==> flow/design.v <==
module router_fsm(input clock, resetn, pkt_valid, parity_done, soft_reset_0, soft_reset_1, soft_reset_2,
                        fifo_full, low_pkt_valid, fifo_empty_0, fifo_empty_1, fifo_empty_2,
                  input [1:0] data_in,
                  output busy, detect_add, ld_state, laf_state, full_state, write_enb_reg, rst_int_reg, lfd_state);
parameter Decode_Address = 3'b000, 
          Load_First_Data = 3'b001,
          Wait_Till_Empty = 3'b010,
          Load_Data = 3'b011,
          Check_Parity_Error = 3'b100,
          Load_Parity = 3'b101,
          Fifo_Full_State = 3'b110,
          Load_After_Full = 3'b111;
reg [2:0] state, next_state;
always @(posedge clock) begin
    if (!resetn) state <= Decode_Address;
    else if((soft_reset_0 && (data_in[1:0] == 0)) | (soft_reset_1 && (data_in[1:0] == 1)) | (soft_reset_2 && (data_in[1:0] == 2))) state <= Decode_Address;
    else state <= next_state; 
end
always @(*) begin
    case(state)
    Decode_Address : begin  
        if(pkt_valid & (data_in[1:0] == 0 & fifo_empty_0 | data_in[1:0] == 1 & fifo_empty_1 | data_in[1:0] == 2 & fifo_empty_2))
        begin
            next_state = Load_First_Data;
        end
        else if(pkt_valid & (data_in[1:0] == 0 & !fifo_empty_0 | data_in[1:0] == 1 & !fifo_empty_1 | data_in[1:0] == 2 & !fifo_empty_2))
        begin
            next_state = Wait_Till_Empty;
        end
        else next_state = Decode_Address;
    end
    Load_First_Data : next_state = Load_Data;  
    Wait_Till_Empty : begin  
        if( (fifo_empty_0 && (data_in[1:0] == 0)) || (fifo_empty_1 && (data_in[1:0] == 1)) || (fifo_empty_2 && (data_in[1:0] == 2)) ) begin
            next_state = Load_First_Data;
        end
        else next_state = Wait_Till_Empty;
    end
    Load_Data : begin  
        if(fifo_full) next_state = Fifo_Full_State;
        else if (!fifo_full & !pkt_valid) next_state = Load_Parity;
        else next_state = Load_Data;
    end
    Fifo_Full_State : begin  
        if(!fifo_full) next_state = Load_After_Full;
        else next_state = Fifo_Full_State;
    end
    Load_Parity : next_state = Check_Parity_Error;  
    Check_Parity_Error : begin  
        if(fifo_full) next_state= Fifo_Full_State;
        else next_state = Decode_Address;
    end
    Load_After_Full : begin  
        if (parity_done) next_state = Decode_Address;
        else if(low_pkt_valid) next_state = Load_Parity;
        else next_state = Load_Data;
    end
    endcase
end
assign detect_add = (state == Decode_Address);
assign lfd_state = (state == Load_First_Data);
assign busy = (state == Load_First_Data) || (state == Load_Parity) || (state == Fifo_Full_State) || (state == Load_After_Full) || (state == Wait_Till_Empty) || (state == Check_Parity_Error);
assign ld_state = (state == Load_Data)||(state == Load_Parity) ;
assign write_enb_reg = (state == Load_First_Data)|(state == Load_Data)||(state == Load_Parity);
assign full_state = (state == Fifo_Full_State);
assign laf_state = (state == Load_After_Full);  
assign rst_int_reg = (state == Check_Parity_Error);
endmodule
module router_reg(input clock, resetn, pkt_valid, fifo_full, rst_int_reg, detect_add, 
                        ld_state, laf_state, full_state, lfd_state, 
                  output reg parity_done, low_pkt_valid, err, 
                  input [7:0] data_in, output reg [7:0] dout);
reg [7:0] a,c,d,e;
reg [8:0] b [31:0];
reg [4:0] count_b,count_a ;
always@(posedge clock) begin
    if(!resetn) begin
        dout <= 8'd0;
        parity_done <= 1'b0;
        low_pkt_valid <= 1'b0;
        err <= 1'b0;
        count_b <= 0;
        count_a <= 0;
        c <= 8'd0;
        d <= 8'd0;
    end
    else begin
    parity_done <= ((ld_state & !fifo_full & !pkt_valid) | (laf_state & low_pkt_valid & !parity_done)) & !detect_add;
    low_pkt_valid <= (ld_state & !pkt_valid);
        if(pkt_valid) begin
            if(detect_add) begin
                dout <= data_in;
                c <= data_in;
            end
            else if(ld_state||lfd_state) begin
                if(full_state) begin
                    b[count_b] <= data_in;
                    count_b <= count_b + 1;
                end
                else if(!full_state) begin
                    if(laf_state) begin
                        dout <= b[count_a];
                        count_a <= count_a + 1;
                    end
                    else begin
                        c <= c^data_in;
                        dout <= data_in;
                    end
                end 
            end 
        end
        else begin
            d <= data_in;
            dout <= data_in;
        end
    end
err <= (c==d) ? 0 : 1 ;
end
endmodule
module router_sync(input detect_add, write_enb_reg, clock, resetn, 
                         read_enb_0, read_enb_1, read_enb_2,
                         empty_0, empty_1, empty_2, 
                         full_0, full_1, full_2, 
                   input [1:0] data_in,
                   output reg vld_out_0, vld_out_1, vld_out_2,
                   output reg soft_reset_0, soft_reset_1, soft_reset_2, 
                   output reg fifo_full,
                   output reg [2:0] write_enb);
reg [1:0] q;
reg [4:0] count0,count1,count2;
always@(posedge clock)begin
    if(detect_add) q <= data_in;
end
always@(*)begin
    vld_out_0 <= !empty_0;
    vld_out_1 <= !empty_1;
    vld_out_2 <= !empty_2;
    case(q)
    2'b00 : begin
            fifo_full = full_0;
            write_enb = {2'b00, write_enb_reg};
            end 
    2'b01 : begin
            fifo_full = full_1;
            write_enb = {1'b0, write_enb_reg,1'b0};
            end
    2'b10 : begin
            fifo_full = full_2;
            write_enb = {write_enb_reg, 2'b00};
            end
    default : begin
                fifo_full = 0;
                write_enb = 3'd0;
    end
    endcase
end
always@(posedge clock) begin
    if(!resetn)begin
        count0<=5'd0;
        count1<=5'd0;
        count2<=5'd0;
        soft_reset_0 <= 1'b0;
        soft_reset_1 <= 1'b0;
        soft_reset_2 <= 1'b0;
    end
    else begin
        soft_reset_0 <= 1'b0;
        soft_reset_1 <= 1'b0;
        soft_reset_2 <= 1'b0;
        if (vld_out_0 && !read_enb_0) begin
            if (count0 == 5'b11101) begin
                soft_reset_0 <= 1'b1;
                count0 <= 5'd0;
            end
            else count0 <= count0 + 1'b1;
        end
        else count0 <= 5'd0;
        if (vld_out_1 && !read_enb_1) begin
            if (count1 == 5'b11101) begin
                soft_reset_1 <= 1'b1;
                count1 <= 5'd0;
            end
            else count1 <= count1 + 1'b1;
        end
        else count1 <= 5'd0;
        if (vld_out_2 && !read_enb_2) begin
            if (count2 == 5'b11101) begin
                soft_reset_2 <= 1'b1;
                count2 <= 5'd0;
            end
            else count2 <= count2 + 1'b1;
        end
        else count2 <= 5'd0;
    end
end
endmodule
module router_fifo(input clock, resetn, write_enb, read_enb, soft_reset, lfd_state,
                   input [7:0] data_in, output full, empty, output [7:0] data_out);
reg [8:0] mem [0:15];
reg [3:0] rd_pointer, wr_pointer;
reg [8:0] packet_out;
wire [8:0]packet;
reg [6:0] length;
reg [4:0] status_count;
assign empty = (status_count == 0 ) ? 1'b1 : 1'b0 ;
assign full = (status_count == 5'd16) ? 1'b1 : 1'b0 ;
assign packet[7:0] = data_in[7:0];
assign packet[8] = lfd_state;
assign data_out = resetn ?  packet_out[7:0] : 8'd0;
always@(posedge clock) begin
    if(!resetn || soft_reset) status_count <= 5'd0;
    else if(full == 1'b0 && write_enb & empty == 1'b0 && read_enb) status_count <= status_count;
    else if (full == 1'b0 && write_enb) status_count <= status_count + 1'b1;
    else if(empty == 1'b0 && read_enb ) status_count <= status_count - 1'b1;
    else status_count <= status_count;
end
always@(posedge clock) begin
    if(!resetn || soft_reset) begin  
        wr_pointer <= 4'd0;
    end
    else if(full == 1'b0 && write_enb) begin  
            mem[wr_pointer[3:0]] <= packet;
            wr_pointer <= wr_pointer + 1'b1;
    end
end
always@(posedge clock) begin
    if(!resetn || soft_reset) begin  
        rd_pointer <= 4'd0;
        packet_out <= 9'd0;
    end
    else begin 
        if(empty == 1'b0 && read_enb ) begin  
                packet_out <= mem[rd_pointer[3:0]];
                rd_pointer <= rd_pointer + 1'b1;
        end
        if (length == 0 && (empty || !mem[rd_pointer[3:0]][8])) packet_out <= 9'd0;
    end
end
always@(posedge clock)begin
    if (!resetn || soft_reset) begin
        length <= 0;
    end
    else if(empty == 1'b0 && read_enb ) begin
        if(mem[rd_pointer[3:0]][8])begin
                length <= mem[rd_pointer[3:0]][7:2] + 1'b1;
        end
        else if (length != 0)  begin
                length <= length - 1'b1;
        end
    end
end
endmodule
module router_top(input clock, resetn, read_enb_0, read_enb_1, read_enb_2, pkt_valid,
                  input [7:0] data_in, output [7:0] data_out_0, data_out_1, data_out_2,
                  output valid_out_0, valid_out_1, valid_out_2, error, busy);
wire parity_done,detect_add;
wire ld_state, laf_state, full_state, write_enb_reg, rst_int_reg, lfd_state;
wire [2:0] fifo_empty, full,w_enb, write_enb, soft_reset_temp;
wire fifo_full,low_pkt_valid,soft_reset_0,soft_reset_1,soft_reset_2;
wire [7:0] dout;
wire read_enb_temp[2:0];
wire [7:0] data_out_temp[2:0];
assign soft_reset_temp[0] = soft_reset_0;
assign soft_reset_temp[1] = soft_reset_1;
assign soft_reset_temp[2] = soft_reset_2;
assign read_enb_temp[0] = read_enb_0;
assign read_enb_temp[1] = read_enb_1;
assign read_enb_temp[2] = read_enb_2;
assign data_out_0 = data_out_temp[0];
assign data_out_1 = data_out_temp[1];
assign data_out_2 = data_out_temp[2];
router_fsm dut1(.clock(clock),
                .resetn(resetn),
                .pkt_valid(pkt_valid),
                .parity_done(parity_done),
                .soft_reset_0(soft_reset_0),
                .soft_reset_1(soft_reset_1),
                .soft_reset_2(soft_reset_2),
                .fifo_full(fifo_full),
                .low_pkt_valid(low_pkt_valid),
                .fifo_empty_0(fifo_empty[0]),
                .fifo_empty_1(fifo_empty[1]),
                .fifo_empty_2(fifo_empty[2]),
                .data_in(data_in[1:0]),
                .busy(busy),
                .detect_add(detect_add),
                .ld_state(ld_state),
                .laf_state(laf_state),
                .full_state(full_state),
                .write_enb_reg(write_enb_reg),
                .rst_int_reg(rst_int_reg),
                .lfd_state(lfd_state));
router_reg dut2(.clock(clock),
                .resetn(resetn),
                .pkt_valid(pkt_valid),
                .fifo_full(fifo_full),
                .detect_add(detect_add),
                .ld_state(ld_state),
                .laf_state(laf_state),
                .full_state(full_state),
                .rst_int_reg(rst_int_reg),
                .lfd_state(lfd_state),
                .parity_done(parity_done),
                .low_pkt_valid(low_pkt_valid),
                .err(error),
                .data_in(data_in),
                .dout(dout));
router_sync dut3(.clock(clock),
                .resetn(resetn),
                .detect_add(detect_add),
                .read_enb_0(read_enb_0),
                .read_enb_1(read_enb_1),
                .read_enb_2(read_enb_2),
                .write_enb_reg(write_enb_reg),
                .empty_0(fifo_empty[0]),
                .empty_1(fifo_empty[1]),
                .empty_2(fifo_empty[2]),
                .full_0(full[0]),
                .full_1(full[1]),
                .full_2(full[2]),
                .data_in(data_in[1:0]),
                .vld_out_0(valid_out_0),
                .vld_out_1(valid_out_1),
                .vld_out_2(valid_out_2),
                .soft_reset_0(soft_reset_0),
                .soft_reset_1(soft_reset_1),
                .soft_reset_2(soft_reset_2),
                .fifo_full(fifo_full),
                .write_enb(w_enb));
genvar x;
generate for (x= 0 ; x<3 ; x = x+1)
begin:fifo
	router_fifo f(.clock(clock),
                  .resetn(resetn), 
                  .soft_reset(soft_reset_temp[x]),
	              .lfd_state(lfd_state),
                  .write_enb(w_enb[x]),
                  .data_in(dout), 
                  .read_enb(read_enb_temp[x]),
	              .full(full[x]), 
                  .empty(fifo_empty[x]), 
                  .data_out(data_out_temp[x]));
end
endgenerate	
endmodule
[Reports on router_top]
What the tools print for router_top, step after step.
Line numbers count from 1 in the design file above.
Library cell names are shortened.
The mark - stands for no value.
Set-up
  design top: router_top
  clock: clock
  cell library: sky130hd
  corner: tt_025C_1v80

[Word-level counts]
Yosys after proc, flatten, opt, wreduce and memory -nomap, before mapping. Print and check cells are not counted. Equal cells are merged and count once.
Yosys's memory passes give these memory sizes; they may raise the number of words (mostly to a power of two), join words into wider ones and drop unused or constant bits.
Bit counts
  word width x clocked read ports: 36
  input bits: 14
  memories kept: 4
  RAM bits: 720
  word-level cells: 302
  bits in registers: 144
  output and inout bits: 29
Memories
  dut2.b: words 32, width 9, read ports 1, write ports 1, RTL line 74  | reg [8:0] b [31:0];
  fifo[0].f.mem: words 16, width 9, read ports 1, write ports 1, RTL line 199  | reg [8:0] mem [0:15];
  fifo[1].f.mem: words 16, width 9, read ports 1, write ports 1, RTL line 199
  fifo[2].f.mem: words 16, width 9, read ports 1, write ports 1, RTL line 199
Operators by class
  bitwise operators: 42
  $add $sub $neg: 23
  mux-type cells: 87
  equality and inequality tests: 22
  reductions and logical operators: 93
Operators with widths (count)
  9-bit two-way mux: 11
  8-bit two-way mux: 12
  5-bit two-way mux: 13
  4-bit two-way mux: 12
  7-bit two-way mux: 6
  5-bit by 1-bit adder with 5-bit output with constant B: 8
  5-bit == test with constant B: 6
  1-bit logical AND: 24
  4-bit by 1-bit adder with 4-bit output with constant B: 6
  3-bit parallel mux with 8-bit select: 1
  1-bit two-way mux: 22
  6-bit by 1-bit adder with 7-bit output with constant B: 3
  7-bit by 1-bit subtractor with 7-bit output with constant B: 3
  7-bit zero test: 3
  7-bit nonzero test: 3
  2-bit AND reduction: 10
  1-bit AND: 18
  3-bit two-way mux: 6
  1-bit logical OR: 16
  1-bit inverter: 15
  5-bit by 1-bit subtractor with 5-bit output with constant B: 3
  5-bit zero test: 3
  1-bit zero test: 14
  2-bit nonzero test: 7
  3-bit == test with constant B: 4
  3-bit OR reduction: 3
  3-bit parallel mux with 3-bit select: 1
  1-bit bitwise OR: 8
Other operator kinds: 16; their cells: 26.

[Logic depth]
Yosys ltp: most cells in a row. Word level: on the elaborated netlist, between registers, memories and ports. Mapped: between sequential cells and ports; inverters and the memories' decode and read muxes count.
Logic depth
  word-level depth: 10
  ABC_AREA: 0
  mapped depth: 11
  gate-level depth less buffers: 10

[Synthesis result]
The flow's flattened synthesis, as Yosys stat reports it; memories are mapped. The netlist is that of the ABC_AREA named above (0 if unset); the other value can give another one.
Mapped netlist
  sequential area: 24003.0 um2
  synthesis area: 34396.7 um2
  buffer cells: 85
  flip-flops: 854
  cell count: 2048
Cell types (count)
  edfxtp_1: 690
  mux4_2: 178
  dfxtp_1: 164
  nor2_1: 189
  mux4_1: 22
  ha_1: 44
  nand2_1: 139
  xor2_1: 41
  mux2i_1: 31
  a21oi_1: 61
  and2_1: 47
  xnor2_1: 31
  a22oi_1: 32
  inv_1: 48
  nand3_1: 36
  o21ai_0: 32
  clkbuf_1: 42
  buf_2: 25
Other cell types: 48; their cells: 196.
By module: a second synthesis without flattening, with its own total; a netlist apart from the flattened one above.
Second synthesis, totals
  cell total of the unflattened synthesis: 2185
  area total of the unflattened synthesis: 34758.3 um2
Each row is one instance without its submodules.
Modules
  router_fifo: area 7133.1 um2, instances 3, seq. area 4964.8 um2, cells 432
  router_reg: area 12147.9 um2, instances 1, seq. area 8528.2 um2, cells 762
  router_sync: area 809.5 um2, instances 1, seq. area 420.4 um2, cells 84
  router_fsm: area 401.6 um2, instances 1, seq. area 160.2 um2, cells 43
  router_top: area 0.0 um2, instances 1, seq. area 0.0 um2, cells 0

[Worst setup path after synthesis]
Source: OpenSTA report_checks on the synthesized netlist (no wires, ideal clock, input and output delay 20% of the period each), path of least setup slack; recovery checks are left aside. Register names are those of the netlist, which keeps one name where synthesis merged equal registers.
Timing path post-synthesis
  path type: reg2reg
  start: register dut1.state
  end: register fifo[0].f.status_count[4]
  setup slack: 1.413 ns
  launch time at the first pin: 0.000 ns
  arrival: 3.460 ns
  path delay: 3.588 ns
  clock period: 5.0 ns
  stages: 12
  synthesis period reached: 3.587 ns
"path delay" = arrival - input delay + setup time.
"stages" counts driving pins, that of a launching flip-flop among them; a cell with two outputs on the path counts twice.
"synthesis period reached" = period - worst setup slack (recovery checks aside). The figure is calculated, with input and output delays left at 20% of the set period.
An end named without its bit number is one bit of that signal or, where synthesis recoded a state register, one of its new flip-flops.
The rows between start and end are the longest chain of elaborated cells between them; the timing report does not say that the signal goes this way. Where chains are equally long, one stands for them.
A line is the first line of the expression or statement that the cell stems from. Yosys adds cells for indexed reads and writes and turns some case tables into memories.
A register here has more assigning lines than the two given.
Between the ends, post-synthesis
  cell sequence: dfxtp_1 nor3_1 a2111oi_1 clkbuf_1 inv_1 ha_1 nor2b_1 o21ai_0 nor4b_1 a21oi_1 xnor2_1 nor2_1
  cells in the longest elaborated chain: 9
RTL lines, path post-synthesis
  start: declaration: RTL line 13  | reg [2:0] state, next_state;
  start: assignment: RTL line 15  | if (!resetn) state <= Decode_Address;
  start: assignment: RTL line 16  | else if((soft_reset_0 && (data_in[1:0] == 0)) | (soft_reset_1 && (data_in[1:0] == 1)) | (soft_reset_2 && (data ...
  3-bit by 1-bit == test with 1-bit output: RTL line 64  | assign write_enb_reg = (state == Load_First_Data)|(state == Load_Data)||(state == Load_Parity);
  1-bit bitwise OR: RTL line 64
  1-bit logical OR: RTL line 64
  3-bit parallel mux with 3-bit select: RTL line 138  | case(q)
  1-bit AND: RTL line 212  | else if(full == 1'b0 && write_enb & empty == 1'b0 && read_enb) status_count <= status_count;
  1-bit logical AND (2 in a row): RTL line 212
  1-bit inverter
  2-bit AND reduction
  end: assignment: RTL line 212
  end: assignment: RTL line 213  | else if (full == 1'b0 && write_enb) status_count <= status_count + 1'b1;
  end: declaration: RTL line 204  | reg [4:0] status_count;

[Worst path after layout]
From the final timing report of run 1: the path of least setup slack in the routed layout; clock arrival at registers is part of the times.
Timing path after layout
  path type: reg2out
  start: register fifo[0].f.status_count[0]
  end: output port valid_out_0
  clock period: 3.75 ns
  stages: 6
  arrival: 2.62 ns
  setup slack: 0.38 ns
  launch time at the first pin: 0.66 ns
The rows between start and end are the longest chain of elaborated cells between them; the timing report does not say that the signal goes this way. Where chains are equally long, one stands for them.
A register here has more assigning lines than the two given.
Between the ends, after layout
  cell sequence: dfxtp_1 or4_1 nor2_1 buf_4 inv_1 clkdlybuf4s50_1
  cells in the longest elaborated chain: 3
RTL lines, path after layout
  start: declaration: RTL line 204  | reg [4:0] status_count;
  start: assignment: RTL line 212  | else if(full == 1'b0 && write_enb & empty == 1'b0 && read_enb) status_count <= status_count;
  start: assignment: RTL line 213  | else if (full == 1'b0 && write_enb) status_count <= status_count + 1'b1;
  5-bit zero test: RTL line 205  | assign empty = (status_count == 0 ) ? 1'b1 : 1'b0 ;
  1-bit two-way mux: RTL line 205
  1-bit zero test: RTL line 135  | vld_out_0 <= !empty_0;
  end: declaration: RTL line 255  | output valid_out_0, valid_out_1, valid_out_2, error, busy);

Wiki page: router_top / flow data

router_top through Yosys and OpenROAD on sky130hd: 4 stored runs, unordered, with their settings and measured results. The constraints put input and output delay at 20% of the set period each and load the outputs with 0.01 pF.
"achieved clock period (ns)" is the run's clock period less its worst setup slack. It is reckoned from that one timing run; input and output delays stay at 20% of the period that was set.
"worst setup path time (ns)": the worst setup path's part of the clock period (all of it between registers, 20% less for each end at a port) less its slack. A launch clock that arrives late makes it longer, a capture clock that arrives late makes it shorter.
By "finish__power__total" is meant OpenSTA's value without simulated activity: inputs other than the clock are taken to toggle once in ten clock periods, and the tool carries that through the logic.

settings of run 1
{
  "CORE_UTILIZATION": 16,
  "period_ns": 3.75,
  "CAP_MARGIN": 20,
  "CORE_MARGIN": 2,
  "SLEW_MARGIN": 20
}
report of run 1
yosys chip area after synthesis (um^2): 34396.7
finish__design__die__area: 218706.0
finish__design__instance__area__stdcell: 41892.7
finish__design__instance__utilization: 0.1956
finish__timing__setup__ws: 0.375
finish__timing__setup__tns: 0.000
finish__timing__hold__ws: 0.380
finish__power__total: 2.502e-02
achieved clock period (ns): 3.375
worst setup path time (ns): 2.62
worst setup path kind: reg2out

settings of run 2
{
  "CELL_PAD_IN_SITES_DETAIL_PLACEMENT": 2,
  "CELL_PAD_IN_SITES_GLOBAL_PLACEMENT": 0,
  "CORE_UTILIZATION": 33,
  "CTS_CLUSTER_DIAMETER": 393,
  "CTS_CLUSTER_SIZE": 22,
  "GPL_ROUTABILITY_DRIVEN": 0,
  "SLEW_MARGIN": 0,
  "period_ns": 4.14,
  "CAP_MARGIN": 20,
  "CORE_MARGIN": 2
}
report of run 2
yosys chip area after synthesis (um^2): 34396.7
finish__design__die__area: 106831.0
finish__design__instance__area__stdcell: 38246.7
finish__design__instance__utilization: 0.3695
finish__timing__setup__ws: 0.463
finish__timing__setup__tns: 0.000
finish__timing__hold__ws: 0.476
finish__power__total: 1.982e-02
achieved clock period (ns): 3.677
worst setup path time (ns): 2.85
worst setup path kind: reg2out

settings of run 3
{
  "CAP_MARGIN": 5,
  "CELL_PAD_IN_SITES_GLOBAL_PLACEMENT": 1,
  "CORE_UTILIZATION": 40,
  "CTS_CLUSTER_DIAMETER": 365,
  "GPL_ROUTABILITY_DRIVEN": 0,
  "PLACE_DENSITY_LB_ADDON": 0.3,
  "SLEW_MARGIN": 5,
  "period_ns": 2.22,
  "CORE_MARGIN": 2
}
report of run 3
yosys chip area after synthesis (um^2): 34396.7
finish__design__die__area: 88354.6
finish__design__instance__area__stdcell: 43559.3
finish__design__instance__utilization: 0.5116
finish__timing__setup__ws: -0.141
finish__timing__setup__tns: -1.181
finish__timing__hold__ws: 0.151
finish__power__total: 4.602e-02
achieved clock period (ns): 2.361
worst setup path time (ns): 1.92
worst setup path kind: reg2out

settings of run 4
{
  "CORE_UTILIZATION": 40,
  "period_ns": 3.75,
  "CAP_MARGIN": 20,
  "CORE_MARGIN": 2,
  "SLEW_MARGIN": 20
}
report of run 4
yosys chip area after synthesis (um^2): 34396.7
finish__design__die__area: 88354.6
finish__design__instance__area__stdcell: 39775.6
finish__design__instance__utilization: 0.4671
finish__timing__setup__ws: 0.256
finish__timing__setup__tns: 0.000
finish__timing__hold__ws: 0.456
finish__power__total: 2.476e-02
achieved clock period (ns): 3.494
worst setup path time (ns): 2.74
worst setup path kind: reg2out
